==> flow/design.v <==
module PE
#(parameter DATA_WIDTH=8)
(
    clk,
    rst_n,
    en_din,
    en_win,
    data_in,
    weights_in,
    data_out,
    ready
);
input clk,rst_n;
input en_din,en_win;
input [DATA_WIDTH-1:0] data_in,weights_in;
output [2*DATA_WIDTH-1:0] data_out;   
output ready;  
wire en;
assign en = en_din & en_win;
reg [4:0] cnt;
always@(posedge clk or negedge rst_n)
begin
    if(!rst_n)
        cnt <= 'd0;
    else if(en)
    begin
        if(cnt == 27)  
            cnt <= 'd0;
        else 
            cnt <= cnt + 1'b1;
    end
    else
        cnt <= 'd0;
end
reg [2*DATA_WIDTH-1:0] sum;
always@(posedge clk or negedge rst_n)
begin
    if(!rst_n)
        sum <= 'd0;
    else if(en)
        begin
            if(cnt == 27)  
                sum <= 'd0; 
            else
                sum <= data_in * weights_in + sum;
        end
end
reg ready;
reg [2*DATA_WIDTH-1:0] data_out;
always@(posedge clk or negedge rst_n)
begin
    if(!rst_n)
    begin
        ready <= 1'b0;
        data_out <= 'd0;
    end
    else if(cnt == 27)
    begin
        ready <= 1'b1;
        data_out <= sum;
    end
    else
        ready <= 1'b0;        
end
endmodule
module input_bus
#(parameter BUS_WIDTH=8)  
(
    clk,
    rst_n,
    data,
    en,              
    data_l0,
    data_l1,
    data_l2,
    en_l0,
    en_l1,
    en_l2
);
input clk,rst_n; 
input en;                            
input [BUS_WIDTH-1:0] data;          
output en_l0,en_l1,en_l2;                            
output [BUS_WIDTH-1:0] data_l0,data_l1,data_l2;      
reg en_l0,en_l1,en_l2;
reg [BUS_WIDTH-1:0] data_l0,data_l1,data_l2;
always@(posedge clk or negedge rst_n)
begin
    if(!rst_n)
    begin
        en_l0 <= 1'b0;
        en_l1 <= 1'b0;
        en_l2 <= 1'b0;
        data_l0 <= 'd0;
        data_l1 <= 'd0;
        data_l2 <= 'd0;
    end
    else
    begin
        en_l0 <= en;
        en_l1 <= en_l0;
        en_l2 <= en_l1;
        data_l0 <= data;
        data_l1 <= data_l0;
        data_l2 <= data_l1;
    end
end
endmodule
module obuffer
#(
parameter DATA_WIDTH=8,  
parameter MEM_DATA_WIDTH=9,    
parameter MEM_ADDR_WIDTH=4    
)  
(
    clk,
    rst_n,
    p0_ready,
    p1_ready,
    p2_ready,
    p0_din,
    p1_din,
    p2_din,
    empty,
    full,
    rd_en,
    data_rdout,
    errout
);
input clk,rst_n;
input p0_ready,p1_ready,p2_ready;
input [2*DATA_WIDTH-1:0] p0_din,p1_din,p2_din;
input rd_en;
output empty,full;
output [2*DATA_WIDTH-1:0] data_rdout;
output errout;  
reg [2*DATA_WIDTH-1:0] mem[MEM_DATA_WIDTH-1:0];
reg [MEM_ADDR_WIDTH:0] wr_ptr, rd_ptr;
wire [MEM_ADDR_WIDTH-1:0] wr_addr,rd_addr;
assign wr_addr[MEM_ADDR_WIDTH-1:0] = wr_ptr[MEM_ADDR_WIDTH-1:0];
assign rd_addr[MEM_ADDR_WIDTH-1:0] = rd_ptr[MEM_ADDR_WIDTH-1:0];
always@(posedge clk or negedge rst_n)
begin
    if(!rst_n)
        wr_ptr <= 'd0;
    else if(!full & (p0_ready | p1_ready | p2_ready))
    begin
        if(wr_ptr[MEM_ADDR_WIDTH-1:0] == MEM_DATA_WIDTH-1)
            wr_ptr <= {~wr_ptr[MEM_ADDR_WIDTH],4'b0000};
        else 
            wr_ptr <= wr_ptr + 1'b1;
    end
end
always@(posedge clk or negedge rst_n)
begin
    if(!rst_n)
        rd_ptr <= 'd0;
    else if(!empty & rd_en)
    begin
        if(rd_ptr[MEM_ADDR_WIDTH-1:0] == MEM_DATA_WIDTH-1)
            rd_ptr <= {~rd_ptr[MEM_ADDR_WIDTH],4'b0000};
        else 
            rd_ptr <= rd_ptr + 1'b1;
    end
end
reg errout;
always@(posedge clk or negedge rst_n)
begin
    if(!rst_n)
        errout <= 1'b0;
    else if(!full & (p0_ready | p1_ready | p2_ready))
    begin
        case({p0_ready,p1_ready,p2_ready})
        3'b000:
            mem[wr_addr] <= mem[wr_addr];
        3'b100:
            mem[wr_addr] <= p0_din;
        3'b010:
            mem[wr_addr] <= p1_din;
        3'b001:
            mem[wr_addr] <= p2_din;
        default:
            errout <= 1'b1;
        endcase
    end
end
reg [2*DATA_WIDTH-1:0] data_rdout;
always@(posedge clk or negedge rst_n)
begin
    if(!rst_n)
        data_rdout <= 'd0;
    else if(!empty & rd_en)
        data_rdout <= mem[rd_addr];
end
assign full = (wr_ptr=={~rd_ptr[MEM_ADDR_WIDTH],rd_ptr[MEM_ADDR_WIDTH-1:0]});
assign empty = (wr_ptr==rd_ptr);
endmodule
module top(
    clk,
    rst_n,
    ifm0,
    ifm1,
    ifm2,
    ifm0_en,
    ifm1_en,
    ifm2_en,
    w0,
    w1,
    w2,
    w0_en,
    w1_en,
    w2_en,
    obf0_rd_en,
    obf1_rd_en,
    obf2_rd_en,
    obf0_empty,
    obf1_empty,
    obf2_empty,
    obf0_full,
    obf1_full,
    obf2_full,
    obf0_err,
    obf1_err,
    obf2_err,
    obf0_out,
    obf1_out,
    obf2_out
);
parameter DATA_WIDTH=8;
input clk,rst_n;
input ifm0_en,ifm1_en,ifm2_en;
input w0_en,w1_en,w2_en;
input [DATA_WIDTH-1:0] ifm0,ifm1,ifm2;
input [DATA_WIDTH-1:0] w0,w1,w2;
input obf0_rd_en,obf1_rd_en,obf2_rd_en;
output obf0_empty,obf1_empty,obf2_empty;
output obf0_full,obf1_full,obf2_full;
output obf0_err,obf1_err,obf2_err;
output [2*DATA_WIDTH-1:0] obf0_out,obf1_out,obf2_out;
wire [DATA_WIDTH-1:0] ifm0_l0,ifm0_l1,ifm0_l2;
wire ifm0_en0,ifm0_en1,ifm0_en2;
input_bus ifm_bus0(
    .clk(clk),
    .rst_n(rst_n),
    .data(ifm0),
    .en(ifm0_en),             
    .data_l0(ifm0_l0),
    .data_l1(ifm0_l1),
    .data_l2(ifm0_l2),
    .en_l0(ifm0_en0),
    .en_l1(ifm0_en1),
    .en_l2(ifm0_en2)
);
wire [DATA_WIDTH-1:0] ifm1_l0,ifm1_l1,ifm1_l2;
wire ifm1_en0,ifm1_en1,ifm1_en2;
input_bus ifm_bus1(
    .clk(clk),
    .rst_n(rst_n),
    .data(ifm1),
    .en(ifm1_en),             
    .data_l0(ifm1_l0),
    .data_l1(ifm1_l1),
    .data_l2(ifm1_l2),
    .en_l0(ifm1_en0),
    .en_l1(ifm1_en1),
    .en_l2(ifm1_en2)
);
wire [DATA_WIDTH-1:0] ifm2_l0,ifm2_l1,ifm2_l2;
wire ifm2_en0,ifm2_en1,ifm2_en2;
input_bus ifm_bus2(
    .clk(clk),
    .rst_n(rst_n),
    .data(ifm2),
    .en(ifm2_en),             
    .data_l0(ifm2_l0),
    .data_l1(ifm2_l1),
    .data_l2(ifm2_l2),
    .en_l0(ifm2_en0),
    .en_l1(ifm2_en1),
    .en_l2(ifm2_en2)
);
wire [DATA_WIDTH-1:0] w0_l0,w0_l1,w0_l2;
wire w0_en0,w0_en1,w0_en2;
input_bus w_bus0(
    .clk(clk),
    .rst_n(rst_n),
    .data(w0),
    .en(w0_en),             
    .data_l0(w0_l0),
    .data_l1(w0_l1),
    .data_l2(w0_l2),
    .en_l0(w0_en0),
    .en_l1(w0_en1),
    .en_l2(w0_en2)
);
wire [DATA_WIDTH-1:0] w1_l0,w1_l1,w1_l2;
wire w1_en0,w1_en1,w1_en2;
input_bus w_bus1(
    .clk(clk),
    .rst_n(rst_n),
    .data(w1),
    .en(w1_en),             
    .data_l0(w1_l0),
    .data_l1(w1_l1),
    .data_l2(w1_l2),
    .en_l0(w1_en0),
    .en_l1(w1_en1),
    .en_l2(w1_en2)
);
wire [DATA_WIDTH-1:0] w2_l0,w2_l1,w2_l2;
wire w2_en0,w2_en1,w2_en2;
input_bus w_bus2(
    .clk(clk),
    .rst_n(rst_n),
    .data(w2),
    .en(w2_en),             
    .data_l0(w2_l0),
    .data_l1(w2_l1),
    .data_l2(w2_l2),
    .en_l0(w2_en0),
    .en_l1(w2_en1),
    .en_l2(w2_en2)
);
wire [2*DATA_WIDTH-1:0] pe00_out,pe01_out,pe02_out,pe10_out,pe11_out,pe12_out,pe20_out,pe21_out,pe22_out;
wire pe00_rdy,pe01_rdy,pe02_rdy,pe10_rdy,pe11_rdy,pe12_rdy,pe20_rdy,pe21_rdy,pe22_rdy;
PE pe00(
    .clk(clk),
    .rst_n(rst_n),
    .en_din(ifm0_en0),
    .en_win(w0_en0),
    .data_in(ifm0_l0),
    .weights_in(w0_l0),
    .data_out(pe00_out),
    .ready(pe00_rdy)
);
PE pe01(
    .clk(clk),
    .rst_n(rst_n),
    .en_din(ifm0_en1),
    .en_win(w1_en0),
    .data_in(ifm0_l1),
    .weights_in(w1_l0),
    .data_out(pe01_out),
    .ready(pe01_rdy)
);
PE pe02(
    .clk(clk),
    .rst_n(rst_n),
    .en_din(ifm0_en2),
    .en_win(w2_en0),
    .data_in(ifm0_l2),
    .weights_in(w2_l0),
    .data_out(pe02_out),
    .ready(pe02_rdy)
);
PE pe10(
    .clk(clk),
    .rst_n(rst_n),
    .en_din(ifm1_en0),
    .en_win(w0_en1),
    .data_in(ifm1_l0),
    .weights_in(w0_l1),
    .data_out(pe10_out),
    .ready(pe10_rdy)
);
PE pe11(
    .clk(clk),
    .rst_n(rst_n),
    .en_din(ifm1_en1),
    .en_win(w1_en1),
    .data_in(ifm1_l1),
    .weights_in(w1_l1),
    .data_out(pe11_out),
    .ready(pe11_rdy)
);
PE pe12(
    .clk(clk),
    .rst_n(rst_n),
    .en_din(ifm1_en2),
    .en_win(w2_en1),
    .data_in(ifm1_l2),
    .weights_in(w2_l1),
    .data_out(pe12_out),
    .ready(pe12_rdy)
);
PE pe20(
    .clk(clk),
    .rst_n(rst_n),
    .en_din(ifm2_en0),
    .en_win(w0_en2),
    .data_in(ifm2_l0),
    .weights_in(w0_l2),
    .data_out(pe20_out),
    .ready(pe20_rdy)
);
PE pe21(
    .clk(clk),
    .rst_n(rst_n),
    .en_din(ifm2_en1),
    .en_win(w1_en2),
    .data_in(ifm2_l1),
    .weights_in(w1_l2),
    .data_out(pe21_out),
    .ready(pe21_rdy)
);
PE pe22(
    .clk(clk),
    .rst_n(rst_n),
    .en_din(ifm2_en2),
    .en_win(w2_en2),
    .data_in(ifm2_l2),
    .weights_in(w2_l2),
    .data_out(pe22_out),
    .ready(pe22_rdy)
);
obuffer obf0(
    .clk(clk),
    .rst_n(rst_n),
    .p0_ready(pe00_rdy),
    .p1_ready(pe10_rdy),
    .p2_ready(pe20_rdy),
    .p0_din(pe00_out),
    .p1_din(pe10_out),
    .p2_din(pe20_out),
    .empty(obf0_empty),
    .full(obf0_full),
    .rd_en(obf0_rd_en),
    .data_rdout(obf0_out),
    .errout(obf0_err)
);
obuffer obf1(
    .clk(clk),
    .rst_n(rst_n),
    .p0_ready(pe01_rdy),
    .p1_ready(pe11_rdy),
    .p2_ready(pe21_rdy),
    .p0_din(pe01_out),
    .p1_din(pe11_out),
    .p2_din(pe21_out),
    .empty(obf1_empty),
    .full(obf1_full),
    .rd_en(obf1_rd_en),
    .data_rdout(obf1_out),
    .errout(obf1_err)
);
obuffer obf2(
    .clk(clk),
    .rst_n(rst_n),
    .p0_ready(pe02_rdy),
    .p1_ready(pe12_rdy),
    .p2_ready(pe22_rdy),
    .p0_din(pe02_out),
    .p1_din(pe12_out),
    .p2_din(pe22_out),
    .empty(obf2_empty),
    .full(obf2_full),
    .rd_en(obf2_rd_en),
    .data_rdout(obf2_out),
    .errout(obf2_err)
);
endmodule
# Reports on top
# The steps from the RTL of top to its reports follow in flow order.
# Line numbers count from 1 in the design file above.
# Operators carry their Yosys type and port widths (W data, S select, Z words).
# Library cell names are shortened.
# Not given: n/a
dict set report design {
  top {top}
  clock_port {clk}
  library {sky130hd}
  pvt_corner {tt_025C_1v80}
}

# Elaborated design
# Source: Yosys, flattened and elaborated. Widths are those after wreduce. Registers that Yosys merges into a memory's read port (data or address) are not register bits. Print and check cells do not count.
dict set report word_totals {
  register_bits 1017
  input_bits 59
  output_inout_bits 57
  wordCells 588
}
dict set report classes {
  add_sub_neg 24
  multipliers 9
  n_eq 180
  n_mux 183
  n_logic 30
  reduce_and_logical 51
}
# cell count
set op_table {}
lappend op_table {{$mux W16} 117}
lappend op_table {{$pmux W16 S4} 27}
lappend op_table {{$mul A8 B8 Y16} 9}
lappend op_table {{$pmux W16 S9} 3}
lappend op_table {{$pmux W16 S8} 3}
lappend op_table {{$ne A2 B1 Y1 const B} 108}
lappend op_table {{$reduce_and A7 Y1} 27}
lappend op_table {{$add A16 B16 Y16} 9}
lappend op_table {{$mux W5} 24}
lappend op_table {{$eq A4 B3 Y1 const B} 24}
lappend op_table {{$add A5 B1 Y5 const B} 15}
lappend op_table {{$eq A4 B2 Y1 const B} 12}
lappend op_table {{$eq A5 B5 Y1 const B} 9}
lappend op_table {{$eq A5 B5 Y1} 6}
lappend op_table {{$eq A4 B1 Y1 const B} 6}
lappend op_table {{$eq A4 B4 Y1 const B} 6}
lappend op_table {{$logic_not A4 Y1} 6}
lappend op_table {{$and A1 B1 Y1} 15}
lappend op_table {{$reduce_bool A4 Y1} 3}
lappend op_table {{$reduce_or A4 Y1} 3}
lappend op_table {{$not A1 Y1} 9}
lappend op_table {{$eq A3 B1 Y1 const B} 3}
lappend op_table {{$eq A3 B2 Y1 const B} 3}
lappend op_table {{$eq A3 B3 Y1 const B} 3}
lappend op_table {{$logic_not A3 Y1} 3}
lappend op_table {{$mux W1} 9}
lappend op_table {{$or A1 B1 Y1} 6}
lappend op_table {{$logic_not A1 Y1} 6}
lappend op_table {{$reduce_and A2 Y1} 3}

# Longest topological paths
# Depth = most cells in a row (Yosys ltp): at word level without a register or memory, in the mapped netlist without a sequential cell, where the memories' decode and read muxes count.
dict set report depth {
  ltp_word 5
  abc_area 1
  mapped_depth 21
  depth_no_buf 20
}

# After synthesis
# The flow's flattened synthesis, as Yosys stat reports it; memories are mapped. The netlist is that of the ABC_AREA named above (0 if unset); the other value can give another one.
dict set report mapped {
  cell_count 8129
  synth_area_mm2 0.0676574
  sequential_area_mm2 0.0276115
  ff_cells 1017
  buffers 285
}
# cell_type count area_total_um2
set types {}
lappend types {dfrtp_1 585 1.46E+04}
lappend types {edfxtp_1 432 1.3E+04}
lappend types {nand2_1 2568 9.64E+03}
lappend types {fa_1 450 9008.64}
lappend types {inv_1 1720 6.46E+03}
lappend types {ha_1 348 4.35E+03}
lappend types {o21ai_0 409 2.05E+03}
lappend types {nand3_1 379 1.9E+03}
lappend types {nor2_1 424 1.59E+03}
lappend types {clkbuf_1 183 686.909}
lappend types {a21oi_1 115 575.552}
lappend types {xor2_1 57 499.229}
lappend types {nand4_1 65 406.64}
lappend types {a22o_1 44 385.37}
lappend types {xnor2_1 37 324.061}
lappend types {buf_2 64 320.307}
lappend types {o21ai_2 24 210.202}
lappend types {buf_4 27 202.694}
# Not listed: further types 23, cells in them 198.

# Worst setup path after synthesis
# OpenSTA on the mapped netlist: ideal clock, no wires. The path of least setup slack (recovery checks aside). Input and output delay are each 20% of the period. Register names are those of the netlist, which keeps one name where synthesis merged equal registers.
dict set report synth_path {
  path_kind {reg-to-reg}
  start {register w_bus1.data_l1[0]}
  end {register pe11.sum[7]}
  tclk_ns 5.0
  setup_ns 0.127
  t_first_pin_ns 0.000
  t_arrival_ns 3.698
  t_required_ns 4.873
  slack_ns 1.175
  path_delay_ns 3.825
  stages 16
  n_path_buf 1
  synth_period_reached_ns 3.825
}
# "path_delay_ns" = arrival - input delay + setup time.
# "stages": output pins that drive a net of the path, with the launching flip-flop's if there is one; two outputs of one cell count as two.
# "synth_period_reached_ns" = period - worst setup slack (recovery checks aside). The figure is calculated, with input and output delays left at 20% of the set period.
# Between the ends stands the longest chain of elaborated cells between them, by number of cells; it is not shown to be the way that was timed. Of several equally long chains one is given.
# Each line given opens the expression or statement behind the cell; cells for indexed reads and writes are added by Yosys, which also makes memories of some case tables.
# A register here has more assigning lines than the two given.
dict set report synth_via {
  cell_sequence {dfrtp_1 -> clkbuf_1 -> nand2_1 -> fa_1 -> inv_1 -> fa_1 -> inv_1 -> fa_1 -> fa_1 -> inv_1 -> ha_1 -> nand2_1 -> nand3_1 -> or2_2 -> nand3_1 -> o21ai_0}
  elab_chain_len 3
  cone_cells 3
  lines_between 2
  classes_between {add/sub: 1; mul: 1; mux: 1}
}
# item line_no
set synth_lines {}
lappend synth_lines {{start: declaration} 84} ;# output [BUS_WIDTH-1:0] data_l0,data_l1,data_l2;
lappend synth_lines {{start: assignment} 95} ;# data_l1 <= 'd0;
lappend synth_lines {{start: assignment} 104} ;# data_l1 <= data_l0;
lappend synth_lines {{$mul A8 B8 Y16} 45} ;# sum <= data_in * weights_in + sum;
lappend synth_lines {{$add A16 B16 Y16} 45}
lappend synth_lines {{$mux W16} 42} ;# if(cnt == 27)
lappend synth_lines {{end: assignment} 43} ;# sum <= 'd0;
lappend synth_lines {{end: assignment} 45}
lappend synth_lines {{end: declaration} 35} ;# reg [2*DATA_WIDTH-1:0] sum;

# Worst path after layout
# Path of least setup slack in the final report of run 2 (OpenROAD, finished layout, wires in). Where an end is a register, its clock arrival counts in the times.
dict set report layout_path {
  path_kind {reg-to-reg}
  start {register ifm_bus1.data_l0[5]}
  end {register pe10.sum[15]}
  tclk_ns 3.57
  setup_ns 0.11
  t_first_pin_ns 0.78
  t_arrival_ns 4.59
  t_required_ns 4.25
  slack_ns -0.34
  stages 19
  n_path_buf 0
}
# Between the ends stands the longest chain of elaborated cells between them, by number of cells; it is not shown to be the way that was timed. Of several equally long chains one is given.
# A register here has more assigning lines than the two given.
dict set report layout_via {
  cell_sequence {dfrtp_2 -> nand2_2 -> fa_1 -> inv_2 -> fa_1 -> fa_1 -> inv_1 -> fa_1 -> inv_2 -> ha_4 -> nand2_2 -> inv_2 -> nand2_2 -> nand2_1 -> nand2_1 -> nand3_1 -> nand2_1 -> nand3_1 -> nand2_1}
  elab_chain_len 3
  cone_cells 3
  lines_between 2
  classes_between {add/sub: 1; mul: 1; mux: 1}
}
# item line_no
set layout_lines {}
lappend layout_lines {{start: declaration} 84} ;# output [BUS_WIDTH-1:0] data_l0,data_l1,data_l2;
lappend layout_lines {{start: assignment} 94} ;# data_l0 <= 'd0;
lappend layout_lines {{start: assignment} 103} ;# data_l0 <= data;
lappend layout_lines {{$mul A8 B8 Y16} 45} ;# sum <= data_in * weights_in + sum;
lappend layout_lines {{$add A16 B16 Y16} 45}
lappend layout_lines {{$mux W16} 42} ;# if(cnt == 27)
lappend layout_lines {{end: assignment} 43} ;# sum <= 'd0;
lappend layout_lines {{end: assignment} 45}
lappend layout_lines {{end: declaration} 35} ;# reg [2*DATA_WIDTH-1:0] sum;

# Measured data: module top, platform sky130hd, 3 stored runs of the flow under differing settings, order arbitrary. Input and output delays are each 20% of the period that was set; the output load is 0.01 pF.
# "timing.worst_path_ns" is the time allowed to the run's worst setup path (the clock period less input and output delay, where it has them) less its slack. Clock arrival times count: a late capture clock shortens it, a late launch clock lengthens it.
# By "design_power_mw" is meant OpenSTA's value without simulated activity: inputs other than the clock are taken to toggle once in ten clock periods, and the tool carries that through the logic.
run="run 1" settings CELL_PAD_IN_SITES_GLOBAL_PLACEMENT=3 CORE_UTILIZATION=60 CTS_CLUSTER_SIZE=87 GPL_ROUTABILITY_DRIVEN=1 PLACE_DENSITY=0.89 SETUP_SLACK_MARGIN=0.11 period_ns=3.03 CAP_MARGIN=20 CORE_MARGIN=2 SLEW_MARGIN=20
run="run 1" outcome="incomplete, placement halted on GPL-0301"
run="run 2" settings ABC_AREA=1 CELL_PAD_IN_SITES_DETAIL_PLACEMENT=0 CORE_UTILIZATION=25 CTS_CLUSTER_SIZE=70 HOLD_SLACK_MARGIN=0.07 MIN_ROUTING_LAYER="met2" PLACE_DENSITY_LB_ADDON=0.26 SETUP_SLACK_MARGIN=0.26 TNS_END_PERCENT=30 period_ns=3.57 CAP_MARGIN=20 CORE_MARGIN=2 SLEW_MARGIN=20
run="run 2" results yosys_chip_area_mm2=0.0676574 die_footprint_mm2=0.274807 final_stdcell_area_mm2=0.0850441 worstSetupSlack_ns=-0.343 design_power_mw=77.373 timing.worst_path_ns=3.91 timing.worst_path_kind="reg-to-reg"
run="run 3" settings CORE_UTILIZATION=40 PLACE_DENSITY=0.6 SETUP_SLACK_MARGIN=0.88 period_ns=4.79 CAP_MARGIN=20 CORE_MARGIN=2 SLEW_MARGIN=20
run="run 3" results yosys_chip_area_mm2=0.0633182 die_footprint_mm2=0.161495 final_stdcell_area_mm2=0.0758014 worstSetupSlack_ns=0.441 design_power_mw=44.409 timing.worst_path_ns=4.35 timing.worst_path_kind="reg-to-reg"
